==> flow/design.v <==
package typedefs;
parameter NUM_OPS  = 32;
parameter WIDTH_OP = $clog2(NUM_OPS);
typedef enum logic[WIDTH_OP-1:0] {ALU_ADD , ALU_SUB , ALU_NOT , ALU_AND , ALU_OR , ALU_XOR , ALU_SLL , ALU_SRL , ALU_SLA , ALU_SRA , EQ , GRT , GTU , GTE , LTE , GEU , LEU, ALU_BSL} alu_opcode_t;
typedef enum logic[5:0] {
    ADD   = 6'b000000,
    SUB   = 6'b000001,
    NOT   = 6'b000010,
    AND   = 6'b000011,
    OR    = 6'b000100,
    XOR   = 6'b000101,
    SLL   = 6'b000110,
    SRL   = 6'b000111,
    SRA   = 6'b001000,
    ADDI  = 6'b001001,
    LUI   = 6'b001010,
    ANDI  = 6'b001011,
    ORI   = 6'b001100,
    XORI  = 6'b001101,
    BEQ   = 6'b001110,
    BNE   = 6'b001111,
    BLT   = 6'b010000,
    BGT   = 6'b010001,
    BGE   = 6'b010010,
    BLE   = 6'b010011,
    BLTU  = 6'b010100,
    BGTU  = 6'b010101,
    BGEU  = 6'b010110,
    BLEU  = 6'b010111,
    JAL   = 6'b011000,
    LW    = 6'b011001,
    SW    = 6'b011010,
    LAD   = 6'b011011,
    LOA   = 6'b011100
} opcode_t;
endpackage
module Mux2x1
( 
  input  [15:0] a   ,
  input  [15:0] b   ,
  input  sel ,
  output [15:0] out 
);
logic [15:0] aux;
assign out = aux;
always_comb begin
        aux = (sel == 1'b1) ? b : a;
end
endmodule
module Reg
#(
    parameter WIDTH = 16
)
(
    input  [WIDTH-1:0]  in,
    input               clk,
    input               rst,
    output [WIDTH-1:0]  out
);
logic [WIDTH-1:0] aux;
assign out = aux;
always_ff @(posedge clk or negedge rst) begin
    if (!rst) begin
        aux <= '0;
    end
    else begin
        aux <= in;
    end
end
endmodule
module RegFile
#(
    parameter WIDTH = 16,
    parameter DEPTH = 32,
    parameter ADDR_SIZE = $clog2(DEPTH)
)
(
    input  [ADDR_SIZE-1:0] a1,
    input  [ADDR_SIZE-1:0] a2,
    input  [WIDTH-1:0]     wdata,
    input                  we,
    input                  clk,
    input                  rst,
    output [WIDTH-1:0]     rd1,
    output [WIDTH-1:0]     rd2
);
logic [WIDTH-1:0] file [DEPTH-1:0];  
logic [WIDTH-1:0] out1, out2;
assign rd1 = out1;
assign rd2 = out2;
always_comb begin
	out1 = file[a1];
	out2 = file[a2];
end
always_ff @(negedge clk or negedge rst) begin
    if (!rst) begin
        integer i;
        for (i = 0; i < DEPTH; i = i + 1) begin
            file[i] <= '0;
        end
    end else if (we) begin
        file[a2] <= wdata;
    end
end
endmodule
import typedefs::*;
module ALU
#(
    parameter WIDTH    = 16
)
(
    input  [WIDTH-1:0]    a     ,
    input  [WIDTH-1:0]    b     ,
    input  typedefs::alu_opcode_t       opcode,
    output [WIDTH-1:0]    out   ,
    output                comp
);
logic [WIDTH-1:0] aux_out;
logic             aux_comp;
assign out = aux_out;
assign comp = aux_comp;
always_comb begin
    case (opcode)
        ALU_ADD : begin
            aux_out = (a + b);
            aux_comp = '0;
        end
        ALU_SUB : begin
            aux_out = (a - b);
            aux_comp = '0;
        end
        ALU_NOT : begin
            aux_out = ~a;
            aux_comp = '0;
        end
        ALU_AND : begin
            aux_out = (a & b);
            aux_comp = '0;
        end
        ALU_OR  : begin
            aux_out = (a | b);
            aux_comp = '0;
        end
        ALU_XOR : begin
            aux_out = (a ^ b);
            aux_comp = '0;
        end
        ALU_SLL : begin
            aux_out = (a << b);
            aux_comp = '0;
        end
        ALU_SRL : begin
            aux_out = (a >> b);
            aux_comp = '0;
        end
        ALU_SLA : begin
            aux_out = (a <<< b);
            aux_comp = '0;
        end
        ALU_SRA : begin
            aux_out = (a >>> b);
            aux_comp = '0;
        end
        EQ  : begin
            aux_out = '0;
            aux_comp = (signed'(a) == signed'(b)) ? '1 : '0;
        end
        GRT : begin
            aux_out = '0;
            aux_comp = (signed'(a) > signed'(b)) ? '1 : '0;
        end
        GTU : begin
            aux_out = '0;
            aux_comp = (a > b) ? '1 : '0;
        end
        GTE : begin
            aux_out = '0;
            aux_comp = (signed'(a) >= signed'(b)) ? '1 : '0;
        end
        LTE : begin
            aux_out = '0;
            aux_comp = (signed'(a) <= signed'(b)) ? '1 : '0;
        end
        GEU : begin
            aux_out = '0;
            aux_comp = (a >= b) ? '1 : '0;
        end
        LEU : begin
            aux_out = '0;
            aux_comp = (a <= b) ? '1 : '0;
        end
		  ALU_BSL : begin		 
            aux_out = (b << 8);
            aux_comp = '0;
        end
        default : begin
            aux_out = '0;
            aux_comp = '0;
        end
    endcase
end
endmodule
import typedefs::*;
module Controller
(
    input  logic        clk       ,
    input  typedefs::opcode_t     op        ,
    input  logic        comp      ,
    output logic        sel_PC    ,
    output logic        sum_imm   ,
    output logic        store_pc  ,
    output logic        reg_we    ,
    output logic        alu_imm   ,
    output typedefs::alu_opcode_t alu_ctrl  ,
    output logic        alu_bypass,
	 output logic			alu_feedback_in,
    output logic        mem_we    ,
    output logic        mem_bypass
);
always_comb begin
    case(op)
        ADD  : begin
            sel_PC     = '0;
            sum_imm    = '0;
            store_pc   = '0;
            reg_we     = '0;
            alu_imm    = '0;
            alu_ctrl   = ALU_ADD;
            alu_bypass = '0;
				alu_feedback_in = '0;
            mem_we     = '0;
            mem_bypass = '0;        
        end
        SUB  : begin
            sel_PC     = '0;
            sum_imm    = '0;
            store_pc   = '0;
            reg_we     = '0;
            alu_imm    = '0;
            alu_ctrl   = ALU_SUB;
            alu_bypass = '0;
				alu_feedback_in = '0;
            mem_we     = '0;
            mem_bypass = '0;        
        end
        NOT : begin
            sel_PC     = '0;
            sum_imm    = '0;
            store_pc   = '0;
            reg_we     = '0;
            alu_imm    = '0;
            alu_ctrl   = ALU_NOT;
            alu_bypass = '0;
				alu_feedback_in = '0;
            mem_we     = '0;
            mem_bypass = '0;        
        end
        AND  : begin
            sel_PC     = '0;
            sum_imm    = '0;
            store_pc   = '0;
            reg_we     = '0;
            alu_imm    = '0;
            alu_ctrl   = ALU_AND;
            alu_bypass = '0;
				alu_feedback_in = '0;
            mem_we     = '0;
            mem_bypass = '0;        
        end
        OR   : begin
            sel_PC     = '0;
            sum_imm    = '0;
            store_pc   = '0;
            reg_we     = '0;
            alu_imm    = '0;
            alu_ctrl   = ALU_OR;
            alu_bypass = '0;
				alu_feedback_in = '0;
            mem_we     = '0;
            mem_bypass = '0;        
        end
        XOR  : begin
            sel_PC     = '0;
            sum_imm    = '0;
            store_pc   = '0;
            reg_we     = '0;
            alu_imm    = '0;
            alu_ctrl   = ALU_XOR;
            alu_bypass = '0;
				alu_feedback_in = '0;
            mem_we     = '0;
            mem_bypass = '0;        
        end
        SLL  : begin
            sel_PC     = '0;
            sum_imm    = '0;
            store_pc   = '0;
            reg_we     = '0;
            alu_imm    = '0;
            alu_ctrl   = ALU_SLL;
            alu_bypass = '0;
				alu_feedback_in = '0;
            mem_we     = '0;
            mem_bypass = '0;        
        end
        SRL  : begin
            sel_PC     = '0;
            sum_imm    = '0;
            store_pc   = '0;
            reg_we     = '0;
            alu_imm    = '0;
            alu_ctrl   = ALU_SRL;
            alu_bypass = '0;
				alu_feedback_in = '0;
            mem_we     = '0;
            mem_bypass = '0;        
        end
        SRA  : begin
            sel_PC     = '0;
            sum_imm    = '0;
            store_pc   = '0;
            reg_we     = '0;
            alu_imm    = '0;
            alu_ctrl   = ALU_SRA;
            alu_bypass = '0;
				alu_feedback_in = '0;
            mem_we     = '0;
            mem_bypass = '0;        
        end
        ADDI : begin
            sel_PC     = '0;
            sum_imm    = '0;
            store_pc   = '0;
            reg_we     = '0;
            alu_imm    = '1;
            alu_ctrl   = ALU_ADD;
            alu_bypass = '0;
				alu_feedback_in = '1;
            mem_we     = '0;
            mem_bypass = '0;        
        end
        LUI  : begin
            sel_PC     = '0;
            sum_imm    = '0;
            store_pc   = '0;
            reg_we     = '0;
            alu_imm    = '1;
            alu_ctrl   = ALU_BSL;
            alu_bypass = '0;
				alu_feedback_in = '0;
            mem_we     = '0;
            mem_bypass = '0;        
        end
        ANDI : begin
            sel_PC     = '0;
            sum_imm    = '0;
            store_pc   = '0;
            reg_we     = '0;
            alu_imm    = '1;
            alu_ctrl   = ALU_AND;
            alu_bypass = '0;
				alu_feedback_in = '1;
            mem_we     = '0;
            mem_bypass = '0;        
        end
        ORI  : begin
            sel_PC     = '0;
            sum_imm    = '0;
            store_pc   = '0;
            reg_we     = '0;
            alu_imm    = '1;
            alu_ctrl   = ALU_OR;
            alu_bypass = '0;
				alu_feedback_in = '1;
            mem_we     = '0;
            mem_bypass = '0;        
        end
        XORI : begin
            sel_PC     = '0;
            sum_imm    = '0;
            store_pc   = '0;
            reg_we     = '0;
            alu_imm    = '1;
            alu_ctrl   = ALU_XOR;
            alu_bypass = '0;
				alu_feedback_in = '1;
            mem_we     = '0;
            mem_bypass = '0;        
        end
        BEQ  : begin
            sel_PC     = '0;
            if(comp == '1) 
                sum_imm = '1;
            else
                sum_imm = '0;
            store_pc   = '0;
            reg_we     = '0;
            alu_imm    = '0;
            alu_ctrl   = EQ;
				alu_feedback_in = '0;
            alu_bypass = '0;
            mem_we     = '0;
            mem_bypass = '0;
        end
        BNE  : begin
            sel_PC     = '0;
            if(comp == '0) 
                sum_imm = '1;
            else
                sum_imm = '0;
            store_pc   = '0;
            reg_we     = '0;
            alu_imm    = '0;
            alu_ctrl   = EQ;
				alu_feedback_in = '0;
            alu_bypass = '0;
            mem_we     = '0;
            mem_bypass = '0;
        end
        BGT  : begin
            sel_PC     = '0;
            if(comp == '1) 
                sum_imm = '1;
            else
                sum_imm = '0;
            store_pc   = '0;
            reg_we     = '0;
            alu_imm    = '0;
            alu_ctrl   = GRT;
				alu_feedback_in = '0;
            alu_bypass = '0;
            mem_we     = '0;
            mem_bypass = '0;
        end
        BLT  : begin
            sel_PC     = '0;
            if(comp == '0) 
                sum_imm = '1;
            else
                sum_imm = '0;
            store_pc   = '0;
            reg_we     = '0;
            alu_imm    = '0;
            alu_ctrl   = GRT;
				alu_feedback_in = '0;
            alu_bypass = '0;
            mem_we     = '0;
            mem_bypass = '0;
        end
        BGE  : begin
            sel_PC     = '0;
            if(comp == '1) 
                sum_imm = '1;
            else
                sum_imm = '0;
            store_pc   = '0;
            reg_we     = '0;
            alu_imm    = '0;
            alu_ctrl   = GTE;
				alu_feedback_in = '0;
            alu_bypass = '0;
            mem_we     = '0;
            mem_bypass = '0;
        end
        BLE : begin
            sel_PC     = '0;
            if(comp == '1) 
                sum_imm = '1;
            else
                sum_imm = '0;
            store_pc   = '0;
            reg_we     = '0;
            alu_imm    = '0;
            alu_ctrl   = LTE;
				alu_feedback_in = '0;
            alu_bypass = '0;
            mem_we     = '0;
            mem_bypass = '0;
        end
        BGTU : begin
            sel_PC     = '0;
            if(comp == '1) 
                sum_imm = '1;
            else
                sum_imm = '0;
            store_pc   = '0;
            reg_we     = '0;
            alu_imm    = '0;
            alu_ctrl   = GTU;
				alu_feedback_in = '0;
            alu_bypass = '0;
            mem_we     = '0;
            mem_bypass = '0;
        end
        BLTU : begin
            sel_PC     = '0;
            if(comp == '0) 
                sum_imm = '1;
            else
                sum_imm = '0;
            store_pc   = '0;
            reg_we     = '0;
            alu_imm    = '0;
            alu_ctrl   = GTU;
				alu_feedback_in = '0;
            alu_bypass = '0;
            mem_we     = '0;
            mem_bypass = '0;
        end
        BGEU : begin
            sel_PC     = '0;
            if(comp == '1) 
                sum_imm = '1;
            else
                sum_imm = '0;
            store_pc   = '0;
            reg_we     = '0;
            alu_imm    = '0;
            alu_ctrl   = GEU;
				alu_feedback_in = '0;
            alu_bypass = '0;
            mem_we     = '0;
            mem_bypass = '0;
        end
        BLEU : begin
            sel_PC     = '0;
            if(comp == '1) 
                sum_imm = '1;
            else
                sum_imm = '0;
            store_pc   = '0;
            reg_we     = '0;
            alu_imm    = '0;
            alu_ctrl   = LEU;
				alu_feedback_in = '0;
            alu_bypass = '0;
            mem_we     = '0;
            mem_bypass = '0;
        end
        JAL  : begin
            sel_PC     = '1;
            sum_imm    = '0;
            store_pc   = '1;
            reg_we     = '1;
            alu_imm    = '0;
            alu_ctrl   = ALU_ADD;
            alu_bypass = '0;
				alu_feedback_in = '0;
            mem_we     = '0;
            mem_bypass = '0;
        end
        LW   : begin
            sel_PC     = '0;
            sum_imm    = '0;
            store_pc   = '0;
            reg_we     = '1;
            alu_imm    = '0;
            alu_ctrl   = ALU_ADD;
            alu_bypass = '0;
				alu_feedback_in = '0;
            mem_we     = '0;
            mem_bypass = '0;
        end
        SW   : begin
            sel_PC     = '0;
            sum_imm    = '0;
            store_pc   = '0;
            reg_we     = '0;
            alu_imm    = '0;
            alu_ctrl   = ALU_ADD;
            alu_bypass = '0;
				alu_feedback_in = '0;
            mem_we     = '1;
            mem_bypass = '0;
        end
        LAD  : begin
            sel_PC     = '0;
            sum_imm    = '0;
            store_pc   = '0;
            reg_we     = '1;
            alu_imm    = '0;
            alu_ctrl   = ALU_ADD;
            alu_bypass = '0;
				alu_feedback_in = '0;
            mem_we     = '0;
            mem_bypass = '1;
        end
        LOA  : begin
            sel_PC     = '0;
            sum_imm    = '0;
            store_pc   = '0;
            reg_we     = '0;
            alu_imm    = '0;
            alu_ctrl   = ALU_ADD;
            alu_bypass = '1;
				alu_feedback_in = '0;
            mem_we     = '0;
            mem_bypass = '0;
        end
        default : begin
            sel_PC     = '0;
            sum_imm    = '0;
            store_pc   = '0;
            reg_we     = '0;
            alu_imm    = '0;
            alu_ctrl   = ALU_ADD;
            alu_bypass = '0;
				alu_feedback_in = '0;
            mem_we     = '0;
            mem_bypass = '0;
        end
    endcase
end
endmodule
import typedefs::*;
module SingleCycle_Top
(
	input				CLK	,
	input				RST	,
	output [9:0]	IMEM_ADDR	,
	input	 [15:0]	IMEM_RDATA	,
	output [9:0]	DMEM_ADDR	,
	output [15:0]	DMEM_WDATA	,
	output			DMEM_WE		,
	input	 [15:0]	DMEM_RDATA
);
	wire [15:0] sel_pc_out;
	wire [15:0] pc_out;
	wire [15:0] im_out;
	wire [15:0] alu_in;
	wire [15:0] rd1;
	wire [15:0] rd2;
	wire [15:0] alu_imm_out;
	wire [15:0] alu_out;
	wire [15:0] alu_bypass_out;
	wire [15:0] aux_out;
	wire [15:0] mem_out;
	wire [15:0] mem_bypass_out;
	wire [15:0] store_pc_out;
	wire [15:0] sum_imm_out;
	wire               comp;
	wire               sel_pc;    
	wire               sum_imm;   
	wire               store_pc;  
	wire               reg_we;    
	wire               alu_imm;   
	typedefs::alu_opcode_t alu_ctrl;  
	wire               alu_bypass;
	wire					 alu_feedback_in;
	wire               mem_we;    
	wire               mem_bypass;
	Controller control_block(
		.clk(CLK), 
		.op(typedefs::opcode_t'(im_out[15:10])), 
		.comp(comp), 
		.sel_PC(sel_pc), 
		.sum_imm(sum_imm), 
		.store_pc(store_pc), 
		.reg_we(reg_we), 
		.alu_imm(alu_imm), 
		.alu_ctrl(alu_ctrl), 
		.alu_bypass(alu_bypass),
		.alu_feedback_in(alu_feedback_in),
		.mem_we(mem_we), 
		.mem_bypass(mem_bypass)
	);
	Mux2x1 feedback_mux(
		.a(rd1), 
		.b(aux_out), 
		.sel(alu_feedback_in), 
		.out(alu_in)
	);
	Mux2x1 pc_mux(
		.a(pc_out + sum_imm_out), 
		.b(aux_out), 
		.sel(sel_pc), 
		.out(sel_pc_out)
	);
	Mux2x1 sum_imm_mux(
		.a(16'h1), 
		.b(aux_out), 
		.sel(sum_imm), 
		.out(sum_imm_out)
	);
	Reg pc(
		.in(sel_pc_out), 
		.clk(CLK),
		.rst(RST), 
		.out(pc_out)
	);
	assign IMEM_ADDR = pc_out[9:0];
	assign im_out    = IMEM_RDATA;
	RegFile reg_file(
		.a1(im_out[9:5]), 
		.a2(im_out[4:0]), 
		.wdata(store_pc_out), 
		.we(reg_we), 
		.clk(CLK),
		.rst(RST),
		.rd1(rd1), 
		.rd2(rd2)
	);
	Mux2x1 alu_imm_mux(
		.a(rd2), 
		.b({8'h0, im_out[7:0]}), 
		.sel(alu_imm), 
		.out(alu_imm_out)
	);
	ALU my_alu(
		.a(alu_in), 
		.b(alu_imm_out), 
		.opcode(alu_ctrl), 
		.out(alu_out), 
		.comp(comp)
	);
	Mux2x1 alu_bypass_mux(
		.a(alu_out), 
		.b(alu_imm_out), 
		.sel(alu_bypass), 
		.out(alu_bypass_out)
	);
	Reg aux(
		.in(alu_bypass_out), 
		.clk(CLK), 
		.rst(RST),
		.out(aux_out)
	);
	assign DMEM_ADDR  = aux_out[9:0];
	assign DMEM_WDATA = rd2;
	assign DMEM_WE    = mem_we;
	assign mem_out    = DMEM_RDATA;
	Mux2x1 mem_bypass_mux(
		.a(mem_out), 
		.b(aux_out), 
		.sel(mem_bypass), 
		.out(mem_bypass_out)
	);
	Mux2x1 store_pc_mux(
		.a(mem_bypass_out), 
		.b(pc_out), 
		.sel(store_pc), 
		.out(store_pc_out)
	);
endmodule
# Tool chain data of SingleCycle_Top
# Each step is given for the RTL above and for the edited RTL.
# "orig" refers to lines of the RTL above, "edited" to lines of the edited file.
# "diff": "edited" minus "orig" as printed here. "rel_change_pct": 100 x difference / "orig".
# Operators: Yosys type, input widths -> output width; for muxes data width and select width s.
# A cell with - has no value.
dict set report inputs {
  top_module {SingleCycle_Top}
  clock {CLK}
  cell_library {sky130hd}
  pvt_corner {tt_025C_1v80}
}

# Diff
# Unified diff, file above to edited file.
# The edit is scripted: it alters the design's behaviour and was not made to optimise anything.
# begin of diff
@@ -99,5 +99,5 @@
             file[i] <= '0;
         end
-    end else if (we) begin
+    end else begin
         file[a2] <= wdata;
     end
# end of diff

# Word level
# Counts by Yosys on the flattened word-level netlist (proc, flatten, opt, wreduce). Print and check cells are left out.
# item orig edited diff rel_change_pct
set classes {}
lappend classes {n_eq 108 107 -1 -0.93}
lappend classes {reduce_logical 46 13 -33 -71.74}
lappend classes {add_sub_neg 3 3 0 0.00}
lappend classes {muxes 29 28 -1 -3.45}
lappend classes {logic 4 4 0 0.00}
lappend classes {n_shift 4 4 0 0.00}
lappend classes {cmp 6 6 0 0.00}
# op orig edited diff rel_change_pct
set ops {}
lappend ops {{$reduce_and 2->1} 32 0 -32 -100.00}
lappend ops {{$mux 1} 16 15 -1 -6.25}
lappend ops {{$eq 6x5->1 const B} 13 12 -1 -7.69}
lappend ops {{$reduce_or 3->1} 2 1 -1 -50.00}
# Operator kinds equal on both sides are left out: 34.
# item orig edited diff rel_change_pct
set bits {}
lappend bits {wordCells 234 199 -35 -14.96}
lappend bits {register_bits 544 544 0 0.00}

# Logic depth
# Yosys ltp: most cells in a row. Word level: on the elaborated netlist, between registers, memories and ports. Mapped: between sequential cells and ports; inverters and the memories' decode and read muxes count.
# item orig edited diff rel_change_pct
set logic_depth {}
lappend logic_depth {ltp_word 12 12 0 0.00}
lappend logic_depth {abc_area 0 0 - -}
lappend logic_depth {ltp_mapped 38 41 3 7.89}
lappend logic_depth {ltp_nobuf 34 35 1 2.94}

# Mapped cells and area
# Yosys stat after the flow's synthesis: flattened, memories mapped to cells. It holds for the ABC_AREA given above (unset counts as 0); a run with the other value may have another netlist.
# cell_type orig edited diff rel_change_pct
set by_type {}
lappend by_type {sky130_fd_sc_hd__nand3_1 427 269 -158 -37.00}
lappend by_type {sky130_fd_sc_hd__a22oi_1 82 186 104 126.83}
lappend by_type {sky130_fd_sc_hd__nand2_1 643 679 36 5.60}
lappend by_type {sky130_fd_sc_hd__nor2_1 141 177 36 25.53}
lappend by_type {sky130_fd_sc_hd__nor3_1 30 59 29 96.67}
lappend by_type {sky130_fd_sc_hd__buf_2 88 64 -24 -27.27}
lappend by_type {sky130_fd_sc_hd__a32oi_1 38 16 -22 -57.89}
lappend by_type {sky130_fd_sc_hd__nand4_1 124 105 -19 -15.32}
lappend by_type {sky130_fd_sc_hd__and3_1 156 171 15 9.62}
lappend by_type {sky130_fd_sc_hd__a21oi_1 101 116 15 14.85}
lappend by_type {sky130_fd_sc_hd__clkbuf_1 236 249 13 5.51}
lappend by_type {sky130_fd_sc_hd__o21ai_0 592 580 -12 -2.03}
lappend by_type {sky130_fd_sc_hd__o211ai_1 31 21 -10 -32.26}
lappend by_type {sky130_fd_sc_hd__or3_1 11 20 9 81.82}
lappend by_type {sky130_fd_sc_hd__mux2i_1 63 56 -7 -11.11}
lappend by_type {sky130_fd_sc_hd__buf_1 21 27 6 28.57}
lappend by_type {sky130_fd_sc_hd__a221oi_1 20 26 6 30.00}
lappend by_type {sky130_fd_sc_hd__inv_1 66 71 5 7.58}
# Cell types equal on both sides are left out: 16.
# Not every row of either side is listed.
# item orig edited diff rel_change_pct
set mapped {}
lappend mapped {sequential_area_mm2 0.0136131 0.0136131 0.0000000 0.00}
lappend mapped {area_mm2 0.0337111 0.0333357 -0.0003754 -1.11}
lappend mapped {mapped_cells 4095 4061 -34 -0.83}
lappend mapped {buf_cells 401 386 -15 -3.74}
lappend mapped {ff_cells 544 544 0 0.00}
# By module: a second synthesis without flattening, with its own total; a netlist apart from the flattened one above.
# item orig edited diff rel_change_pct
set unflattened {}
lappend unflattened {hier_cells 3570 3229 -341 -9.55}
lappend unflattened {area_unflattened_mm2 0.0359858 0.0342904 -0.0016954 -4.71}
# Each row is one instance without its submodules.
# module instances seq_area_mm2 area_mm2 n_cells
set modules_orig {}
lappend modules_orig {RegFile 1 0.0128123 0.0280106 2634}
lappend modules_orig {ALU 1 0 0.0042628 612}
lappend modules_orig {Mux2x1 7 0 0.000249 18}
lappend modules_orig {SingleCycle_Top 1 0 0.0008133 106}
lappend modules_orig {Reg 2 0.0004004 0.0004004 16}
lappend modules_orig {Controller 1 0 0.0003553 60}
# module instances seq_area_mm2 area_mm2 n_cells
set modules_edited {}
lappend modules_edited {RegFile 1 0.0128123 0.0263152 2293}
lappend modules_edited {ALU 1 0 0.0042628 612}
lappend modules_edited {Mux2x1 7 0 0.000249 18}
lappend modules_edited {SingleCycle_Top 1 0 0.0008133 106}
lappend modules_edited {Reg 2 0.0004004 0.0004004 16}
lappend modules_edited {Controller 1 0 0.0003553 60}

# Measured runs
# Runs of the flow (Yosys, OpenROAD) on both versions; the two runs of a pair have the same settings. The constraints put input and output delay at 20% of the set period each and load the outputs with 0.01 pF.
dict set report flow_settings_set_A {
  CORE_UTILIZATION 40
  period_ns 15.6
  CAP_MARGIN 20
  CORE_MARGIN 2
  SLEW_MARGIN 20
}
# item orig edited diff rel_change_pct
set results_set_A {}
lappend results_set_A {power_total_w 0.00395 0.005201 0.001251 31.67}
lappend results_set_A {final_util_frac 0.463 0.461 -0.002 -}
lappend results_set_A {design_die_area_mm2 0.0866154 0.0856645 -0.0009509 -1.10}
lappend results_set_A {post_route_stdcell_area_mm2 0.0387096 0.0379001 -0.0008095 -2.09}
lappend results_set_A {hold_worst_slack_ps 441 428 -13 -}
lappend results_set_A {setup_ws_ps 524 339 -185 -}
lappend results_set_A {setup_tns_ps 0 0 0 -}
lappend results_set_A {post_synth_area_mm2 0.0337111 0.0333357 -0.0003754 -1.11}
dict set report flow_settings_set_B {
  ABC_AREA 0
  CELL_PAD_IN_SITES_GLOBAL_PLACEMENT 1
  CORE_ASPECT_RATIO 1.62
  CORE_MARGIN 6
  CORE_UTILIZATION 37
  PLACE_DENSITY_LB_ADDON 0.12
  period_ns 10.1
  CAP_MARGIN 20
  SLEW_MARGIN 20
}
# item orig edited diff rel_change_pct
set results_set_B {}
lappend results_set_B {power_total_w 0.00618 0.008802 0.002622 42.43}
lappend results_set_B {final_util_frac 0.489 0.491 0.002 -}
lappend results_set_B {design_die_area_mm2 0.0987095 0.0976549 -0.0010546 -1.07}
lappend results_set_B {post_route_stdcell_area_mm2 0.0440435 0.0436619 -0.0003816 -0.87}
lappend results_set_B {hold_worst_slack_ps 433 432 -1 -}
lappend results_set_B {setup_ws_ps -1557 -1651 -94 -}
lappend results_set_B {setup_tns_ps -14316 -15706 -1390 -}
lappend results_set_B {post_synth_area_mm2 0.0337111 0.0333357 -0.0003754 -1.11}
# By "power_total_w" is meant OpenSTA's value without simulated activity: inputs other than the clock are taken to toggle once in ten clock periods, and the tool carries that through the logic.
